==> flow/design.v <==
`timescale 1ns / 1ps
module clockDivider(input clk, rst, output reg clk_out, output tick);
reg [31:0] count; 
parameter n = 20;
always @ (posedge(clk), posedge(rst)) begin 
if (rst == 1'b1)
count <= 32'b0;
else if (count == n-1)
count <= 32'b0;
else
count <= count + 1;
end
always @ (posedge(clk), posedge(rst)) begin
if (rst == 1'b1)
clk_out <= 1'b0;
else if (count == n-1)
  clk_out <= ~clk_out;
else
 clk_out <= clk_out;
end
assign tick = (count == n-1) & ~clk_out;
endmodule
`timescale 1ns / 1ps
module refreshCounter(
input clk,
input rst,
input en,
output reg[1:0] refreshcounter
    );
    always@(posedge clk, posedge rst)
    if (rst)
    refreshcounter <= 2'd0;
    else if (en)
    refreshcounter <= refreshcounter +1; 
endmodule
`timescale 1ns / 1ps
module anodeControl(
input [1:0] refreshcounter,
output reg [3:0] anode
    );
    always @(refreshcounter)
    begin 
    case(refreshcounter)
    2'b00:
      anode= 4'b1110;
    2'b01:
      anode= 4'b1101;
    2'b10:
      anode= 4'b1011;
    2'b11:
      anode= 4'b0111;
      endcase
      end
endmodule
`timescale 1ns / 1ps
module increment(
input clk,
input rst,
input en,
input button,
output reg [3:0]in 
    );
        reg push_f;
       reg push_sync;
       reg push_sync_f;
       wire push_edge;
       always@(posedge clk, posedge rst) begin
       if (rst) begin
           push_f <= 1'b0;
           push_sync <= 1'b0;
       end else if (en) begin
           push_f <= button;
           push_sync <= push_f;    
       end
       end
       always @(posedge clk, posedge rst) begin
       if (rst) begin
           push_sync_f <= 1'b0;
       end else if (en) begin
           push_sync_f <= push_sync;
           end
       end
       assign push_edge = push_sync & ~push_sync_f;
       always @(posedge clk, posedge rst)
       begin
       if(rst)begin
       in<=0;
       end
       else if (en && push_edge)
       begin
          if (in!=9)
          in<=in+1;
          else
          in<=0;
          end
      end
endmodule
module operations(
input clk,
input en,
input [4:0] operation,
input reset,
input [3:0] dig1, dig2, dig3, dig4,
output reg [13:0] result,
output reg  negative_sign,
output reg dot
    );
    reg [7:0] num1, num2;
    always @(posedge clk) begin
      if (en) begin
        if (reset == 1) begin
            num1 <= 0;
            num2 <= 0;
        end
        else begin
            num1 <= (dig1 * 10) + dig2;
            num2 <= (dig3 * 10) + dig4;
        end
      end
    end
    always @(posedge (clk))
     begin
      if (en) begin
        if (reset == 1) begin
            result <= 16'b0;
             negative_sign <= 0;
             dot<=0;
        end
        else if (operation[0] == 1) begin     
            result <= num1 + num2;
             negative_sign <= 0;
             dot<=1;
        end
        else if (operation[1] == 1) begin     
          if (num1==num2) begin
                      result <= 0;
                      negative_sign <= 0;
                      dot<=1;
                  end
            if (num1>num2) begin
                result <= num1 - num2;
                negative_sign <= 0;
                dot<=1;
            end
            if (num2>num1) begin
                result <= num2 - num1;
                negative_sign <=  1;
                dot<=1;
            end
        end
        else if (operation[2] == 1) begin     
            result <= num1 * num2;
             negative_sign <= 0;
             dot<=1;
        end
        else if (operation[3] == 1) begin     
            result <= (num2 == 0) ? 14'd0 : num1 / num2;
             negative_sign <= 0;
            dot<=1;
        end
         else if (operation[4] == 1) begin     
                   result<= (num1 *100) + num2;
                    negative_sign <= 0;
                   dot<=0;
               end
        else
        begin
        result<= (num1 *100) + num2;
        negative_sign <= 0;
        dot<=0;
        end
      end
   end
endmodule
`timescale 1ns / 1ps
module seperate_results(input clk,
input en,
input [13:0] result,
output reg [3:0] final1, final2, final3, final4
    );
    always @(posedge clk) begin
        if (en) begin
        final1<= (result)%10;
        final2<= (result/10)%10;
        final3<= (result/100)%10;
        final4<= (result/1000)%10;
        end
    end
endmodule
module seven_seg(
input clk,
input rst,
input en,
input [3:0] in,
input dot,
output reg [7:0] out
    );
    always @(posedge(clk)) begin
                  if (en) begin
                    case(in)
                        4'b0000:             
                        out[6:0] <= 7'b0000001;    
                        4'b0001:             
                         out[6:0] <= 7'b1001111;
                        4'b0010:             
                         out[6:0] <= 7'b0010010; 
                        4'b0011:             
                         out[6:0] <= 7'b0000110;
                        4'b0100:             
                         out[6:0] <= 7'b1001100;
                        4'b0101:             
                         out[6:0] <= 7'b0100100;
                        4'b0110:             
                         out[6:0] <= 7'b0100000;
                        4'b0111:             
                         out[6:0] <= 7'b0001111;
                        4'b1000:             
                         out[6:0] <= 7'b0000000;
                        4'b1001:             
                         out[6:0] <= 7'b0000100;
                        4'b1010: 
                         out[6:0] <= 7'b1111110;                        
                        default:
                         out[6:0] <= out[6:0];
                    endcase 
                    out[7] <= dot;
                  end
    end
endmodule
`timescale 1ns / 1ps
module BCDcontrol(
input [7:0] digit1,
input [7:0] digit2,
input [7:0] digit3,
input [7:0] digit4,
input [1:0] refreshcounter,
output reg [7:0] outDigit
    );
    always @(*)
        begin 
        case(refreshcounter)
        2'd0:
          outDigit= digit1;
        2'd1:
          outDigit= digit2;
        2'd2:
          outDigit= digit3;
        2'd3:
          outDigit= digit4;
          endcase
          end
endmodule
module topmodule( input clk,
input rst,
output [3:0] anode,
output [7:0] cathode,
input B1, B2, B3, B4,
input [4:0] operation);
wire refreshclock;
wire refreshtick;
wire [1:0] refreshcounter;
wire [3:0] digit1;
wire [3:0] digit2;
wire [3:0] digit3;
wire [3:0] digit4;
wire [7:0] digit1disp;
wire [7:0] digit2disp;
wire [7:0] digit3disp;
wire [7:0] digit4disp;
wire dot;
wire [3:0] final1, final2, final3, final4; 
wire [13:0] result;     
wire negative_sign;                
clockDivider refreshclockGenerator( .clk(clk),.clk_out(refreshclock),.tick(refreshtick),.rst(rst));
refreshCounter counter(.clk(clk),.rst(rst),.en(refreshtick),.refreshcounter(refreshcounter));
anodeControl anodeControl(.refreshcounter(refreshcounter),.anode(anode));
increment case1(.clk(clk), .en(refreshtick), .rst(rst),.button(B1),.in(digit1));
increment case2(.clk(clk), .en(refreshtick), .rst(rst),.button(B2),.in(digit2));
increment case3(.clk(clk), .en(refreshtick), .rst(rst),.button(B3),.in(digit3));
increment case4(.clk(clk), .en(refreshtick), .rst(rst),.button(B4),.in(digit4));
operations operate(.clk(clk), .en(refreshtick),.operation(operation), .reset(rst), .dig1(digit1), .dig2(digit2), .dig3(digit3),.dig4(digit4), .result(result), .negative_sign(negative_sign),.dot(dot));
seperate_results seperate(.clk(clk), .en(refreshtick), .result(result), .final1(final1), .final2(final2), .final3(final3), .final4(final4));
seven_seg display1(.clk(clk), .en(refreshtick),.in(final1),.dot(1'b1),.rst(rst),.out(digit1disp));
seven_seg display2(.clk(clk), .en(refreshtick),.in(final2),.dot(1'b1),.rst(rst),.out(digit2disp));
seven_seg display3(.clk(clk), .en(refreshtick),.in(final3),.dot(dot),.rst(rst),.out(digit3disp));
seven_seg display4(.clk(clk), .en(refreshtick),.in((negative_sign) ? 4'b1010 : final4),.dot(1'b1),.rst(rst),.out(digit4disp)); 
BCDcontrol control(.digit1(digit1disp), .digit2(digit2disp),.digit3(digit3disp), .digit4(digit4disp),.refreshcounter(refreshcounter),.outDigit(cathode));
endmodule
Step by step through the tools: topmodule
Tool output for the design above, in the order of the flow.
Lines are those of the file above, counted from 1.
Operators: Yosys type, input widths -> output width; for muxes data width and select width s.
Library cell names are shortened.
{ "setup": {"design": "topmodule", "clock": "clk", "library": "sky130hd", "corner": "tt_025C_1v80"} }

Word-level counts
Yosys after proc, flatten, opt, wreduce and memory -nomap, before mapping. Memory bits, and registers merged into a memory's read port (data or address), are not among the register bits. Print and check cells are not counted. Equal cells are merged and count once.
{ "bits": {"input_bits": 11, "out_inout_bits": 12, "elab_cells": 170, "regBits": 140} }
{ "op_classes": {"n_logic": 11, "n_mul": 4, "compare": 2, "muxes": 30, "n_reduce_logical": 20, "n_eq": 50, "addsub": 12, "div_mod_pow": 8} }
{ "ops": {"columns": ["op", "n"], "rows": [
  ["$mod 32x4->32 const B", 3],
  ["$div 14x10->32 const B", 1],
  ["$pmux 7 s11", 4],
  ["$div 14x7->32 const B", 1],
  ["$div 14x4->32 const B", 1],
  ["$mod 14x4->32 const B", 1],
  ["$div 8x8->14", 1],
  ["$mul 8x8->14", 1],
  ["$mux 14", 8],
  ["$eq 4x3->1 const B", 16],
  ["$mul 8x5->12 const B", 1],
  ["$eq 4x4->1 const B", 12],
  ["$reduce_bool 11->1", 4],
  ["$mul 4x3->7 const B", 2],
  ["$add 32x1->32 const B", 1],
  ["$eq 32x5->1 const B", 1],
  ["$eq 4x2->1 const B", 8],
  ["$pmux 8 s4", 1],
  ["$mux 32", 1],
  ["$mux 4", 5],
  ["$sub 8x8->9", 2],
  ["$add 4x1->4 const B", 4],
  ["$eq 4x1->1 const B", 4],
  ["$ne 4x4->1 const B", 4],
  ["$logic_not 4->1", 4],
  ["$add 8x4->8", 2],
  ["$gt 8x8->1", 2],
  ["$pmux 4 s4", 1]
]} }
Not listed: further kinds 15, cells in them 41.

Longest topological paths
Longest topological path by Yosys (ltp), each cell counted once; first at word level (registers and memories cut), then after technology mapping (sequential cells cut; the memories' decode and read muxes count).
{ "logic_depth": {"word_depth": 6, "ABC_AREA": 0, "ltp_mapped": 143, "ltp_nobuf": 137} }

Mapped cells and area
Source: synth_stat.txt of the flow (Yosys; design flattened, memories mapped). It holds for the ABC_AREA given above (unset counts as 0); a run with the other value may have another netlist.
The area totals of this step are shown rounded.
{ "types": {"columns": ["type", "n", "area_total_um2"], "rows": [
  ["ha_1", 212, 2.65E+03],
  ["edfxtp_1", 77, 2.31E+03],
  ["dfrtp_1", 63, 1.58E+03],
  ["xnor2_1", 125, 1094.8],
  ["fa_1", 46, 920.883],
  ["nor2_1", 239, 897.11],
  ["a21oi_1", 147, 735.706],
  ["nand2_1", 190, 713.184],
  ["o21ai_0", 129, 645.619],
  ["nor3_1", 120, 600.576],
  ["inv_1", 153, 574.301],
  ["o21a_1", 74, 555.533],
  ["mux2_2", 49, 551.779],
  ["xor2_1", 38, 332.819],
  ["a21o_1", 42, 315.302],
  ["mux2i_1", 31, 310.298],
  ["clkbuf_1", 81, 304.042],
  ["nand3_1", 60, 300.288]
]} }
Not listed: further types 91, cells in them 654.
{ "mapped": {"seq_area_um2": 3900, "ffs": 140, "cell_count": 2530, "mapped_area_um2": 20000, "buf_cells": 120} }
The figures by module come from a second, unflattened synthesis with its own total; it is not the netlist above.
{ "hier_totals": {"hier_cells": 2640, "area_unflattened_um2": 22000} }
Each row is one instance without its submodules.
{ "by_module": {"columns": ["mod", "mod_seq_area_um2", "cells", "mod_area_um2", "instances"], "rows": [
  ["operations", 960, 1285, 10000, 1],
  ["seperate_results", 480, 965, 6500, 1],
  ["seven_seg", 240, 31, 410, 4],
  ["clockDivider", 830, 133, 1600, 1],
  ["increment", 180, 27, 310, 4],
  ["BCDcontrol", 0.0, 10, 200, 1],
  ["refreshCounter", 50, 6, 75, 1],
  ["topmodule", 0.0, 5, 29, 1],
  ["anodeControl", 0.0, 4, 23, 1]
]} }

Timing after synthesis
OpenSTA on the mapped netlist: ideal clock, no wires. The path of least setup slack (recovery checks aside). Input and output delay are each 20% of the period. Register names are those of the netlist, which keeps one name where synthesis merged equal registers.
{ "synth_path": {"path_type": "register to register", "from": "register operate.num2[6]", "to": "register operate.result[0]", "delay_ps": 26390, "t_arrival_ps": 26121, "path_stages": 135, "clock_period_ps": 32000, "setup_ps": 269, "required_time_ps": 31731, "launch_ps": 0, "path_slack_ps": 5611, "path_buffers": 6, "synth_period_reached_ps": 26389} }
"delay_ps" is the arrival time less input delay plus setup time.
"path_stages" counts driving pins, that of a launching flip-flop among them; a cell with two outputs on the path counts twice.
"synth_period_reached_ps" is the clock period less the worst setup slack; recovery checks do not enter. This is arithmetic on one report: input and output delays are still those of the set period (20% each).
Between the ends stands the longest chain of elaborated cells between them, by number of cells; it is not shown to be the way that was timed. Of several equally long chains one is given.
A line is the first line of the expression or statement that the cell stems from. Yosys adds cells for indexed reads and writes and turns some case tables into memories.
At most two assigning lines are given for a register; there are more.
The path ends at the data pin of a flip-flop with enable; ways to the enable are not counted.
{ "synth_between": {"path_cell_list": "edfxtp_1 > clkbuf_1 > or4_1 > nor4_1 > nand3_1 > inv_1 > ha_1 > o21ai_0 > a2111oi_0 > a41oi_1 > inv_1 > ha_1 > o21a_1 > o21a_1 > o211ai_1 > mux2i_1 > ha_1 > o21a_1 > [... 99 more ...] > inv_1 > nand3_1 > nor4_1 > clkbuf_1 > mux2_2 > ha_1 > a21boi_0 > o21ai_0 > nand2b_1 > a21oi_1 > nor2b_1 > o21ai_0 > nand2b_1 > a2111oi_0 > and4b_1 > o22ai_1 > mux2i_1 > o31ai_1", "elab_chain_len": 6, "cells_between": 13, "lines_between": 8, "cone_classes": "1 x div; 2 x compare; 1 x eq/ne; 8 x mux; 1 x reduce/logical"} }
{ "synth_lines": {"columns": ["item", "line", "text"], "rows": [
  ["from (decl)", 108, "reg [7:0] num1, num2;"],
  ["from (assign)", 113, "num2 <= 0;"],
  ["from (assign)", 117, "num2 <= (dig3 * 10) + dig4;"],
  ["$div 8x8->14", 157, "result <= (num2 == 0) ? 14'd0 : num1 / num2;"],
  ["$mux 14", 157, null],
  ["$mux 14", 156, "else if (operation[3] == 1) begin"],
  ["$mux 14", 151, "else if (operation[2] == 1) begin"],
  ["$mux 14", 134, "else if (operation[1] == 1) begin"],
  ["$mux 14", 129, "else if (operation[0] == 1) begin"],
  ["to (assign)", 130, "result <= num1 + num2;"],
  ["to (assign)", 141, "result <= num1 - num2;"],
  ["to (decl)", 104, "output reg [13:0] result,"]
]} }

Path in the finished layout
Path of least setup slack in the final report of flow run A (OpenROAD, finished layout, wires in). Where an end is a register, its clock arrival counts in the times.
The report prints the path's times to 10 ps; the period is as set.
{ "layout_path": {"path_type": "register to register", "from": "register operate.num1[6]", "to": "register operate.result[0]", "setup_ps": 270, "launch_ps": 420, "clock_period_ps": 40800, "t_arrival_ps": 30850, "path_stages": 134, "required_time_ps": 40950, "path_slack_ps": 10100, "path_buffers": 2} }
Between the ends stands the longest chain of elaborated cells between them, by number of cells; it is not shown to be the way that was timed. Of several equally long chains one is given.
At most two assigning lines are given for a register; there are more.
The path ends at the data pin of a flip-flop with enable; ways to the enable are not counted.
{ "layout_between": {"path_cell_list": "edfxtp_1 > inv_1 > ha_1 > nor3b_1 > nor4b_1 > nand2_1 > inv_1 > ha_1 > o21ai_0 > a211o_1 > a41oi_1 > inv_1 > ha_1 > o21a_1 > o21a_1 > o211ai_1 > mux2i_1 > ha_1 > [... 98 more ...] > inv_1 > nand3_1 > nor4_2 > buf_4 > mux2_2 > ha_1 > a21boi_0 > o21ai_0 > nand2b_1 > a21oi_1 > nor2b_1 > o21ai_0 > nand2b_1 > a2111oi_0 > and4b_1 > o22ai_1 > mux2i_1 > o31ai_1", "elab_chain_len": 6, "cells_between": 12, "lines_between": 8, "cone_classes": "1 x div; 2 x compare; 1 x eq/ne; 8 x mux"} }
{ "layout_lines": {"columns": ["item", "line", "text"], "rows": [
  ["from (decl)", 108, "reg [7:0] num1, num2;"],
  ["from (assign)", 112, "num1 <= 0;"],
  ["from (assign)", 116, "num1 <= (dig1 * 10) + dig2;"],
  ["$div 8x8->14", 157, "result <= (num2 == 0) ? 14'd0 : num1 / num2;"],
  ["$mux 14", 157, null],
  ["$mux 14", 156, "else if (operation[3] == 1) begin"],
  ["$mux 14", 151, "else if (operation[2] == 1) begin"],
  ["$mux 14", 134, "else if (operation[1] == 1) begin"],
  ["$mux 14", 129, "else if (operation[0] == 1) begin"],
  ["to (assign)", 130, "result <= num1 + num2;"],
  ["to (assign)", 141, "result <= num1 - num2;"],
  ["to (decl)", 104, "output reg [13:0] result,"]
]} }

Hand-over note for topmodule

Record of 5 stored runs of the RTL-to-layout flow on topmodule, platform sky130hd. The runs are unordered. Constraints: input delay and output delay 20% of the set period each, output load 0.01 pF.
"period_less_ws_ps" is the run's clock period less its worst setup slack. It is reckoned from that one timing run; input and output delays stay at 20% of the period that was set.
"worstPathTime_ps" means the part of the period allowed to the worst setup path (the constraints hold back 20% at inputs and 20% at outputs) less its slack; where the path has registers, the arrival times of their clocks count too.
"power.total_uw" is the tool's figure for a default switching activity; nothing was simulated.
"worstPathTime_ps" is given in steps of 10 ps.
Results are given in rounded form.
[
  {
    "run": "flow run A",
    "settings": { "CORE_MARGIN": 7, "CORE_UTILIZATION": 31, "CTS_CLUSTER_SIZE": 12, "GPL_ROUTABILITY_DRIVEN": 0, "MAX_ROUTING_LAYER": "met4", "PLACE_DENSITY_LB_ADDON": 0.06, "SETUP_SLACK_MARGIN": 2.74, "TNS_END_PERCENT": 90, "period_ns": 40.8, "CAP_MARGIN": 20, "SLEW_MARGIN": 20 },
    "results": { "period_less_ws_ps": 30700, "power.total_uw": 300, "timing.hold.ws_ps": 470, "synthArea_um2": 20000, "dieArea_um2": 73000, "post_route_util_pct": 34, "layout_stdcell_area_um2": 22000, "tns_ps": 0, "worst_setup_slack_ps": 10000, "worstPathTime_ps": 30700, "timing.worst_path_kind": "register to register" }
  },
  {
    "run": "flow run B",
    "settings": { "ABC_AREA": 0, "CORE_UTILIZATION": 44, "CTS_CLUSTER_DIAMETER": 389, "GPL_ROUTABILITY_DRIVEN": 1, "MAX_ROUTING_LAYER": "met4", "MIN_ROUTING_LAYER": "met2", "PLACE_DENSITY_LB_ADDON": 0.06, "SETUP_SLACK_MARGIN": 1.65, "SLEW_MARGIN": 35, "period_ns": 32.0, "CAP_MARGIN": 20, "CORE_MARGIN": 2 },
    "results": { "tns_ps": 0, "power.total_uw": 400, "dieArea_um2": 48000, "post_route_util_pct": 48, "worstPathTime_ps": 28410, "timing.worst_path_kind": "register to register", "layout_stdcell_area_um2": 22000, "synthArea_um2": 20000, "timing.hold.ws_ps": 480, "worst_setup_slack_ps": 3600, "period_less_ws_ps": 28409 }
  },
  {
    "run": "flow run C",
    "settings": { "CELL_PAD_IN_SITES_DETAIL_PLACEMENT": 2, "CELL_PAD_IN_SITES_GLOBAL_PLACEMENT": 3, "CORE_ASPECT_RATIO": 0.67, "CORE_UTILIZATION": 18, "CTS_CLUSTER_DIAMETER": 129, "MAX_ROUTING_LAYER": "met5", "MIN_ROUTING_LAYER": "met2", "PLACE_DENSITY_LB_ADDON": 0.18, "SETUP_SLACK_MARGIN": 2.04, "SLEW_MARGIN": 10, "period_ns": 23.5, "CAP_MARGIN": 20, "CORE_MARGIN": 2 },
    "results": { "timing.hold.ws_ps": 420, "dieArea_um2": 120000, "power.total_uw": 530, "layout_stdcell_area_um2": 26000, "worstPathTime_ps": 25930, "timing.worst_path_kind": "register to register", "worst_setup_slack_ps": -2400, "synthArea_um2": 20000, "tns_ps": -3300, "post_route_util_pct": 23, "period_less_ws_ps": 25927 }
  },
  {
    "run": "flow run D",
    "settings": { "CORE_UTILIZATION": 40, "period_ns": 32.0, "CAP_MARGIN": 20, "CORE_MARGIN": 2, "SLEW_MARGIN": 20 },
    "results": { "tns_ps": 0, "worstPathTime_ps": 29310, "timing.worst_path_kind": "register to register", "layout_stdcell_area_um2": 22000, "power.total_uw": 390, "post_route_util_pct": 43, "dieArea_um2": 53000, "worst_setup_slack_ps": 2700, "synthArea_um2": 20000, "timing.hold.ws_ps": 430, "period_less_ws_ps": 29313 }
  },
  {
    "run": "flow run E",
    "settings": { "CORE_UTILIZATION": 40, "SETUP_SLACK_MARGIN": -1.12, "period_ns": 30.0, "CAP_MARGIN": 20, "CORE_MARGIN": 2, "SLEW_MARGIN": 20 },
    "results": { "tns_ps": 0, "post_route_util_pct": 43, "synthArea_um2": 20000, "worst_setup_slack_ps": 1300, "period_less_ws_ps": 28713, "power.total_uw": 410, "dieArea_um2": 53000, "timing.hold.ws_ps": 430, "layout_stdcell_area_um2": 22000, "worstPathTime_ps": 28710, "timing.worst_path_kind": "register to register" }
  }
]

End of note.
